==> flow/design.v <==
module dffhr (d, r, clk, q);
  parameter WIDTH = 1;
  input 			r;
  input 			clk;
  input 	[WIDTH-1:0] 	d;
  output 	[WIDTH-1:0] 	q;
  reg 		[WIDTH-1:0] 	q;
  always @ (posedge clk) 
    if ( r ) 
      q <= {WIDTH{1'b0}};
    else
      q <= d;
endmodule  
module sha1_round (cv_in, w, round, cv_out);
   input [159:0] cv_in;
   input [31:0]  w;
   input [6:0]   round;
   output [159:0] cv_out;
   reg [31:0]     k;
   reg [31:0]     f;
   wire [31:0]    a_shift;
   wire [31:0]    b_shift;
   wire [31:0]    add_result;
   wire [31:0]    a = cv_in[159:128];
   wire [31:0]    b = cv_in[127:96];
   wire [31:0]    c = cv_in[95:64];
   wire [31:0]    d = cv_in[63:32];
   wire [31:0]    e = cv_in[31:0];
   always @(round)
     begin
        k = 32'd0;
        if ((round >= 7'd0) && (round <= 7'd19))
          k = 32'h5A827999;
        if ((round >= 7'd20) && (round <= 7'd39))
          k = 32'h6ED9EBA1;
        if ((round >= 7'd40) && (round <= 7'd59))
          k = 32'h8F1BBCDC;
        if ((round >= 7'd60) && (round <= 7'd79))
          k = 32'hCA62C1D6;
     end  
   always @(round or b or c or d)
     begin
        f = 32'd0;
        if ((round >= 7'd0) && (round <= 7'd19))
          f = ((b & c) | (~b & d));
        if ((round >= 7'd20) && (round <= 7'd39))
          f = (b ^ c ^ d);
        if ((round >= 7'd40) && (round <= 7'd59))
          f = ((b & c) | (b & d) | (c & d));
        if ((round >= 7'd60) && (round <= 7'd79))
          f = (b ^ c ^ d);
     end  
   assign a_shift = {a[26:0], a[31:27]};
   assign b_shift = {b[1:0], b[31:2]};
   assign add_result = (a_shift + ((f + k) + (e + w)));
   assign cv_out = {add_result, a, b_shift, c, d};
endmodule  
module sha1_exec(clk, reset, start, data_in, load_in, cv, 
  use_prev_cv, busy, out_valid, cv_next);
   input clk, reset;     
   input start;
   input [31:0] data_in;
   input load_in;
   input [159:0] cv;
   input use_prev_cv;
   output        busy;
   output        out_valid;
   output [159:0] cv_next;  
   reg            busy;         
   reg            out_valid;    
   reg [6:0]      rnd_cnt_d;    
   wire [6:0]     rnd_cnt_q;    
   wire [159:0]   rnd_d;        
   wire [159:0]   rnd_q;
   wire [159:0]   sha1_round_wire;   
   wire [159:0]   cv_d;         
   wire [159:0]   cv_q;         
   wire [159:0]   cv_next_d;    
   wire [159:0]   cv_next_q;
   parameter      IDLE = 2'b00;
   parameter      CALC = 2'b01;
   parameter      VALID_OUT = 2'b10;
   parameter      VALID_OUT2 = 2'b11;
   wire [1:0]     state; 
   reg [1:0]      next_state;
   wire [511:0]   w_d;
   wire [511:0]   w_q;
   wire [511:0]   w_temp;
   wire [31:0]    w;    
   wire [31:0]    w_gen_temp = w_temp[511:480] ^ w_temp[447:416] ^ 
                  w_temp[255:224] ^ w_temp[95:64];  
   wire [31:0]    w_gen = {w_gen_temp[30:0], w_gen_temp[31]};
   assign         w_d = ((load_in == 1'b1) ? w_temp :
                  ((rnd_cnt_q < 7'd15) ? w_temp : 
                  {w_gen, w_temp[479:0]}));
   assign w_temp = (state == CALC) ? {w_q[479:0], w_q[511:480]} : 
     ((load_in == 1'b1) ? {w_q[479:0], data_in} : w_q);
   assign w = w_q[511:480];
   sha1_round sha1_round(.cv_in(rnd_q), .w(w), .round(rnd_cnt_q),
                           .cv_out(sha1_round_wire));
   assign         rnd_d = ((state == CALC) ? sha1_round_wire : 
     (use_prev_cv == 1'b1) ? cv_next_q : cv);
   assign         cv_d = ((state == CALC) ? cv_q : 
     (use_prev_cv == 1'b1) ? cv_next_q : cv);
   assign         cv_next_d = (state == VALID_OUT) ? 
                                ({cv_q[159:128] + rnd_q[159:128],
                                  cv_q[127:96] + rnd_q[127:96],
                                  cv_q[95:64] + rnd_q[95:64],
                                  cv_q[63:32] + rnd_q[63:32],
                                  cv_q[31:0] + rnd_q[31:0]}) :
                                  (cv_next_q);
   assign         cv_next = cv_next_q;
   always @(state or start or rnd_cnt_q)
     begin
        out_valid = 1'b0;       
        busy = 1'b0;
        rnd_cnt_d = 7'b0000000;
        case (state)
          IDLE : begin
             out_valid = 1'b0;
             rnd_cnt_d = 7'b0000000;
             if (start) begin
                busy = 1'b1;
                next_state = CALC;
             end
             else begin
                busy = 1'b1;
                next_state = IDLE;
             end
          end  
          CALC : begin
             busy = 1'b1;
             out_valid = 1'b0;
             if (start) begin
                next_state = IDLE;
                rnd_cnt_d = 7'd0000000;
             end
             else if (rnd_cnt_q == 7'd79) begin
                next_state = VALID_OUT;
                rnd_cnt_d = 7'd0000000;
             end
             else begin
                next_state = CALC;
                rnd_cnt_d = rnd_cnt_q + 7'd0000001;
             end
          end  
          VALID_OUT : begin
             busy = 1'b1;
             out_valid = 1'b0;       
             if (start) begin
                next_state = IDLE;
                rnd_cnt_d = 7'd0000000;
             end else begin
                next_state = VALID_OUT2;
             end
          end     
          VALID_OUT2 : begin
             busy = 1'b0;
             out_valid = 1'b1;
             if (start) begin
                next_state = CALC;
             end
             else begin
                next_state = IDLE;
             end
          end
          default : begin
             next_state = IDLE;
          end
        endcase
     end          
   dffhr #(7) rnd_cnt_reg (.d(rnd_cnt_d), .q(rnd_cnt_q),
                           .clk(clk), .r(reset));
   dffhr #(2) state_reg (.d(next_state), .q(state), 
                         .clk(clk), .r(reset)); 
   dffhr #(512) w_reg (.d(w_d), .q(w_q), .clk(clk), .r(reset));
   dffhr #(160) cv_reg (.d(cv_d), .q(cv_q), .clk(clk), .r(reset));
   dffhr #(160) rnd_reg (.d(rnd_d), .q(rnd_q), .clk(clk), .r(reset));
   dffhr #(160) cv_next_reg (.d(cv_next_d), .q(cv_next_q),
                             .clk(clk), .r(reset));   
endmodule  
# Tool chain data of sha1_exec

The steps from the RTL of sha1_exec to its reports follow in flow order.
Line numbers count from 1 in the design file above.
Library cell names are shortened.
The mark n/a stands for no value.

Top module: sha1_exec
Clock port: clk
Cell library: sky130hd
Corner: tt_025C_1v80

# Elaborated design

Counts by Yosys on the flattened word-level netlist (proc, flatten, opt, wreduce; memories kept). Register bits leave out memories and registers merged into their read ports (data or address); mux counts leave out enables and synchronous resets folded into registers. Print and check cells are left out. Cells with the same type and inputs are merged into one.

Flip-flop bits (word level): 1,001
Input port bits: 197

Add/subtract/negate cells: 10
Magnitude comparators: 9
Eq/ne operators: 4
Mux-type cells: 24
Bitwise gates (word level): 13
Reduce/logical cells: 8

Operators by type and width:

| kind                                                                         | number |
| 512-bit 2-to-1 mux                                                           | 4 |
| 160-bit 2-to-1 mux                                                           | 2 |
| 32-bit adder                                                                 | 9 |
| 32-bit 2-to-1 mux                                                            | 6 |
| 32-bit XOR                                                                   | 5 |
| 32-bit AND                                                                   | 4 |
| 32-bit bitwise OR                                                            | 3 |
| 31-bit 2-to-1 mux                                                            | 2 |
| 32-bit NOT                                                                   | 1 |
| 7-bit by 6-bit greater-or-equal comparator with 1-bit output with constant B | 2 |
| 7-bit by 6-bit less-or-equal comparator with 1-bit output with constant B    | 2 |
| 7-bit parallel mux with 2-bit select                                         | 1 |
| 7-bit 2-to-1 mux                                                             | 2 |
| 7-bit by 1-bit adder with 7-bit output with constant B                       | 1 |
| 7-bit by 1-bit greater-or-equal comparator with 1-bit output with constant B | 1 |
| 7-bit by 4-bit < comparator with 1-bit output with constant B                | 1 |
| 7-bit by 5-bit greater-or-equal comparator with 1-bit output with constant B | 1 |
| 7-bit by 5-bit less-or-equal comparator with 1-bit output with constant B    | 1 |
| 7-bit less-or-equal comparator with constant B                               | 1 |
| 7-bit == test with constant B                                                | 1 |
| 3-bit OR reduction                                                           | 2 |
| 2-bit parallel mux with 3-bit select                                         | 1 |
| 2-bit 2-to-1 mux                                                             | 3 |
| 1-bit logical AND                                                            | 4 |
| 2-bit == test with constant B                                                | 2 |
| 1-bit parallel mux with 2-bit select                                         | 2 |
| 2-bit by 1-bit == test with 1-bit output with constant B                     | 1 |
| 2-bit logical NOT                                                            | 1 |

Not listed: further kinds 2, cells in them 2.

# Longest topological paths

Yosys ltp: most cells in a row. Word level: on the elaborated netlist, between registers, memories and ports. Mapped: between sequential cells and ports; inverters and the memories' decode and read muxes count.

Depth in word-level cells: 11
ABC_AREA: 0
Gate-level depth with buffers: 29
Gate-level depth less buffers: 26

# Synthesis result

The flow's flattened synthesis, as Yosys stat reports it; memories are mapped. The netlist is that of the ABC_AREA named above (0 if unset); the other value can give another one.
Totals and module areas in this step are rounded.

Cells by type:

| cell type | number | area in all (um2) |
| dfxtp_1   | 1,003  | 2.01E+04 |
| a21oi_1   | 966    | 4.83E+03 |
| nand2_1   | 1,157  | 4.34E+03 |
| fa_1      | 126    | 2.52E+03 |
| ha_1      | 192    | 2.4E+03 |
| xnor2_1   | 197    | 1.73E+03 |
| inv_1     | 435    | 1.63E+03 |
| mux2_2    | 141    | 1.59E+03 |
| nor2_1    | 393    | 1.48E+03 |
| clkbuf_1  | 338    | 1.27E+03 |
| o21bai_1  | 160    | 1.2E+03 |
| xor2_1    | 124    | 1.09E+03 |
| o21ai_0   | 196    | 980.941 |
| mux2i_1   | 97     | 970.931 |
| a21o_1    | 71     | 533.011 |
| a211oi_1  | 69     | 517.997 |
| nor2b_1   | 57     | 356.592 |
| a311oi_1  | 39     | 341.578 |

Other cell types: 60; their cells: 446.

Cells in the netlist: 6,207
Chip area (Yosys): 50,900 um2
Flip-flops: 1,003
Buffer cells: 360

The figures by module come from a second, unflattened synthesis with its own total; it is not the netlist above.

Cell total of the unflattened synthesis: 5,849
Area total of the unflattened synthesis: 55,600 um2

Each row is one instance without its submodules.

By module:

| module            | instances | cells | area (um2) |
| sha1_exec         | 1         | 3,062 | 22,500 |
| dffhr (WIDTH=512) | 1         | 1,081 | 13,700 |
| dffhr (WIDTH=160) | 3         | 337   | 4,310 |
| sha1_round        | 1         | 677   | 6,220 |
| dffhr (WIDTH=7)   | 1         | 14    | 184 |
| dffhr (WIDTH=2)   | 1         | 4     | 52.6 |

# Worst setup path after synthesis

OpenSTA on the mapped netlist: ideal clock, no wires. The path of least setup slack (recovery checks aside). Input and output delay are each 20% of the period. Register names are those of the netlist, which keeps one name where synthesis merged equal registers.

Path type: register -> register
From: register rnd_cnt_reg.q[0]
To: register rnd_reg.q[158]
Clock period: 8.0 ns
Launch time at the first pin: 0.000 ns
Arrival: 5.790 ns
Data required time: 7.878 ns
Setup slack: 2.088 ns
Delay of the path: 5.912 ns
Driving pins on the path: 27
Path buffers: 2
Period reached after synthesis: 5.912 ns

"delay of the path" = arrival - input delay + setup time.
"driving pins on the path": output pins that drive a net of the path, with the launching flip-flop's if there is one; two outputs of one cell count as two.
"period reached after synthesis" = period - worst setup slack (recovery checks aside). The figure is calculated, with input and output delays left at 20% of the set period.
The rows between start and end are the longest chain of elaborated cells between them; the timing report does not say that the signal goes this way. Where chains are equally long, one stands for them.
Each line given opens the expression or statement behind the cell; cells for indexed reads and writes are added by Yosys, which also makes memories of some case tables.

Path through: dfxtp_1 ha_1 a21oi_1 nand2_1 a32o_1 clkbuf_1 nand2b_1 clkbuf_1 a221o_1 o21ai_0 fa_1 inv_1 fa_1 inv_1 fa_1 inv_1 ha_1 a211o_1 a2111oi_0 o211a_1 a211oi_1 o21a_1 o21ai_0 a21oi_1 a21oi_1 nand4_1 o311a_1
Length of the longest elaborated chain: 10
Elaborated cells on any way between the ends: 24

Ends and longest elaborated chain, after synthesis:

| element                                                      | line | source |
| start, declared                                              | 6    | `output [WIDTH-1:0] q;` |
| start, assigned                                              | 10   | `q <= {WIDTH{1'b0}};` |
| start, assigned                                              | 12   | `q <= d;` |
| 7-bit by 1-bit greater-or-equal comparator with 1-bit output | 44   | `if ((round >= 7'd0) && (round <= 7'd19))` |
| 1-bit logical AND                                            | 44   |  |
| 32-bit 2-to-1 mux                                            | 44   |  |
| 32-bit 2-to-1 mux                                            | 46   | `if ((round >= 7'd20) && (round <= 7'd39))` |
| 32-bit 2-to-1 mux                                            | 48   | `if ((round >= 7'd40) && (round <= 7'd59))` |
| 32-bit 2-to-1 mux                                            | 50   | `if ((round >= 7'd60) && (round <= 7'd79))` |
| 32-bit adder (3 in a row)                                    | 55   | `assign add_result = (a_shift + ((f + k) + (e + w)));` |
| 160-bit 2-to-1 mux                                           | 101  | `assign         rnd_d = ((state == CALC) ? sha1_round_wire :` |
| end, assigned                                                | 10   |  |
| end, assigned                                                | 12   |  |
| end, declared                                                | 6    |  |

# Worst path after layout

Path of least setup slack in the final report of record 2 (OpenROAD, finished layout, wires in). Where an end is a register, its clock arrival counts in the times.

Path type: register -> register
From: register rnd_cnt_reg.q[2]
To: register rnd_reg.q[158]
Clock period: 6.97 ns
Launch time at the first pin: 0.70 ns
Arrival: 6.99 ns
Data required time: 7.56 ns
Setup slack: 0.57 ns
Driving pins on the path: 25
Path buffers: 2

The rows between start and end are the longest chain of elaborated cells between them; the timing report does not say that the signal goes this way. Where chains are equally long, one stands for them.

Path through: dfxtp_1 nand3_1 a21oi_1 nand2_1 a32o_1 nand2b_1 buf_4 buf_4 a222oi_1 inv_1 fa_1 fa_1 inv_1 fa_1 inv_1 ha_1 nand2_1 a211o_1 a311o_1 a211oi_1 o21a_1 o21ai_0 a21oi_1 a21oi_1 o311a_1
Length of the longest elaborated chain: 10
Elaborated cells on any way between the ends: 24

Ends and longest elaborated chain, after layout:

| element                                                      | line | source |
| start, declared                                              | 6    | `output [WIDTH-1:0] q;` |
| start, assigned                                              | 10   | `q <= {WIDTH{1'b0}};` |
| start, assigned                                              | 12   | `q <= d;` |
| 7-bit by 1-bit greater-or-equal comparator with 1-bit output | 44   | `if ((round >= 7'd0) && (round <= 7'd19))` |
| 1-bit logical AND                                            | 44   |  |
| 32-bit 2-to-1 mux                                            | 44   |  |
| 32-bit 2-to-1 mux                                            | 46   | `if ((round >= 7'd20) && (round <= 7'd39))` |
| 32-bit 2-to-1 mux                                            | 48   | `if ((round >= 7'd40) && (round <= 7'd59))` |
| 32-bit 2-to-1 mux                                            | 50   | `if ((round >= 7'd60) && (round <= 7'd79))` |
| 32-bit adder (3 in a row)                                    | 55   | `assign add_result = (a_shift + ((f + k) + (e + w)));` |
| 160-bit 2-to-1 mux                                           | 101  | `assign         rnd_d = ((state == CALC) ? sha1_round_wire :` |
| end, assigned                                                | 10   |  |
| end, assigned                                                | 12   |  |
| end, declared                                                | 6    |  |

==> results <==
sha1_exec through Yosys and OpenROAD on sky130hd: 3 stored runs, unordered, with their settings and measured results. The constraints put input and output delay at 20% of the set period each and load the outputs with 0.01 pF.
"period achieved" = clock period - worst setup slack. The figure is calculated, with input and output delays left at 20% of the set period.
"critical setup path time" means the part of the period allowed to the worst setup path (the constraints hold back 20% at inputs and 20% at outputs) less its slack; where the path has registers, the arrival times of their clocks count too.
"overall power": no workload was simulated; the value follows from the tool's default switching activity.
The results are shown rounded.
A setting shown as . is not set for that run.
Results: . = not shown.

| item                                      | record 1 | record 2             | record 3             |
| ABC_AREA                                  | 1        | .                    | .                    |
| CORE_ASPECT_RATIO                         | 0.82     | .                    | .                    |
| GPL_ROUTABILITY_DRIVEN                    | 1        | .                    | .                    |
| GPL_TIMING_DRIVEN                         | 0        | .                    | .                    |
| MIN_ROUTING_LAYER                         | met2     | .                    | .                    |
| period_ns                                 | 4.33     | 6.97                 | 4.83                 |
| CAP_MARGIN                                | 20       | 20                   | 20                   |
| CORE_MARGIN                               | 2        | 2                    | 2                    |
| CORE_UTILIZATION                          | 40       | 40                   | 40                   |
| SLEW_MARGIN                               | 20       | 20                   | 20                   |
| setup slack of the critical path (ns)     | .        | 0.571                | -0.629               |
| synthesized cell area (um2)               | .        | 50,900               | 50,900               |
| period achieved (ns)                      | .        | 6.399                | 5.459                |
| standard-cell area after routing (um2)    | .        | 59,400               | 62,700               |
| summed negative setup slack (ns)          | .        | 0.000                | -7.83                |
| overall power (W)                         | .        | 0.0143               | 0.0221               |
| area of the die (um2)                     | .        | 130,000              | 130,000              |
| critical setup path time (ns)             | .        | 6.40                 | 5.46                 |
| worst path kind                           | .        | register -> register | register -> register |
| utilization after layout (%)              | .        | 47.1                 | 49.8                 |
| worst hold slack in the final report (ns) | .        | 0.448                | 0.445                |

Record 1: stopped before the end: routing reported GRT-0116
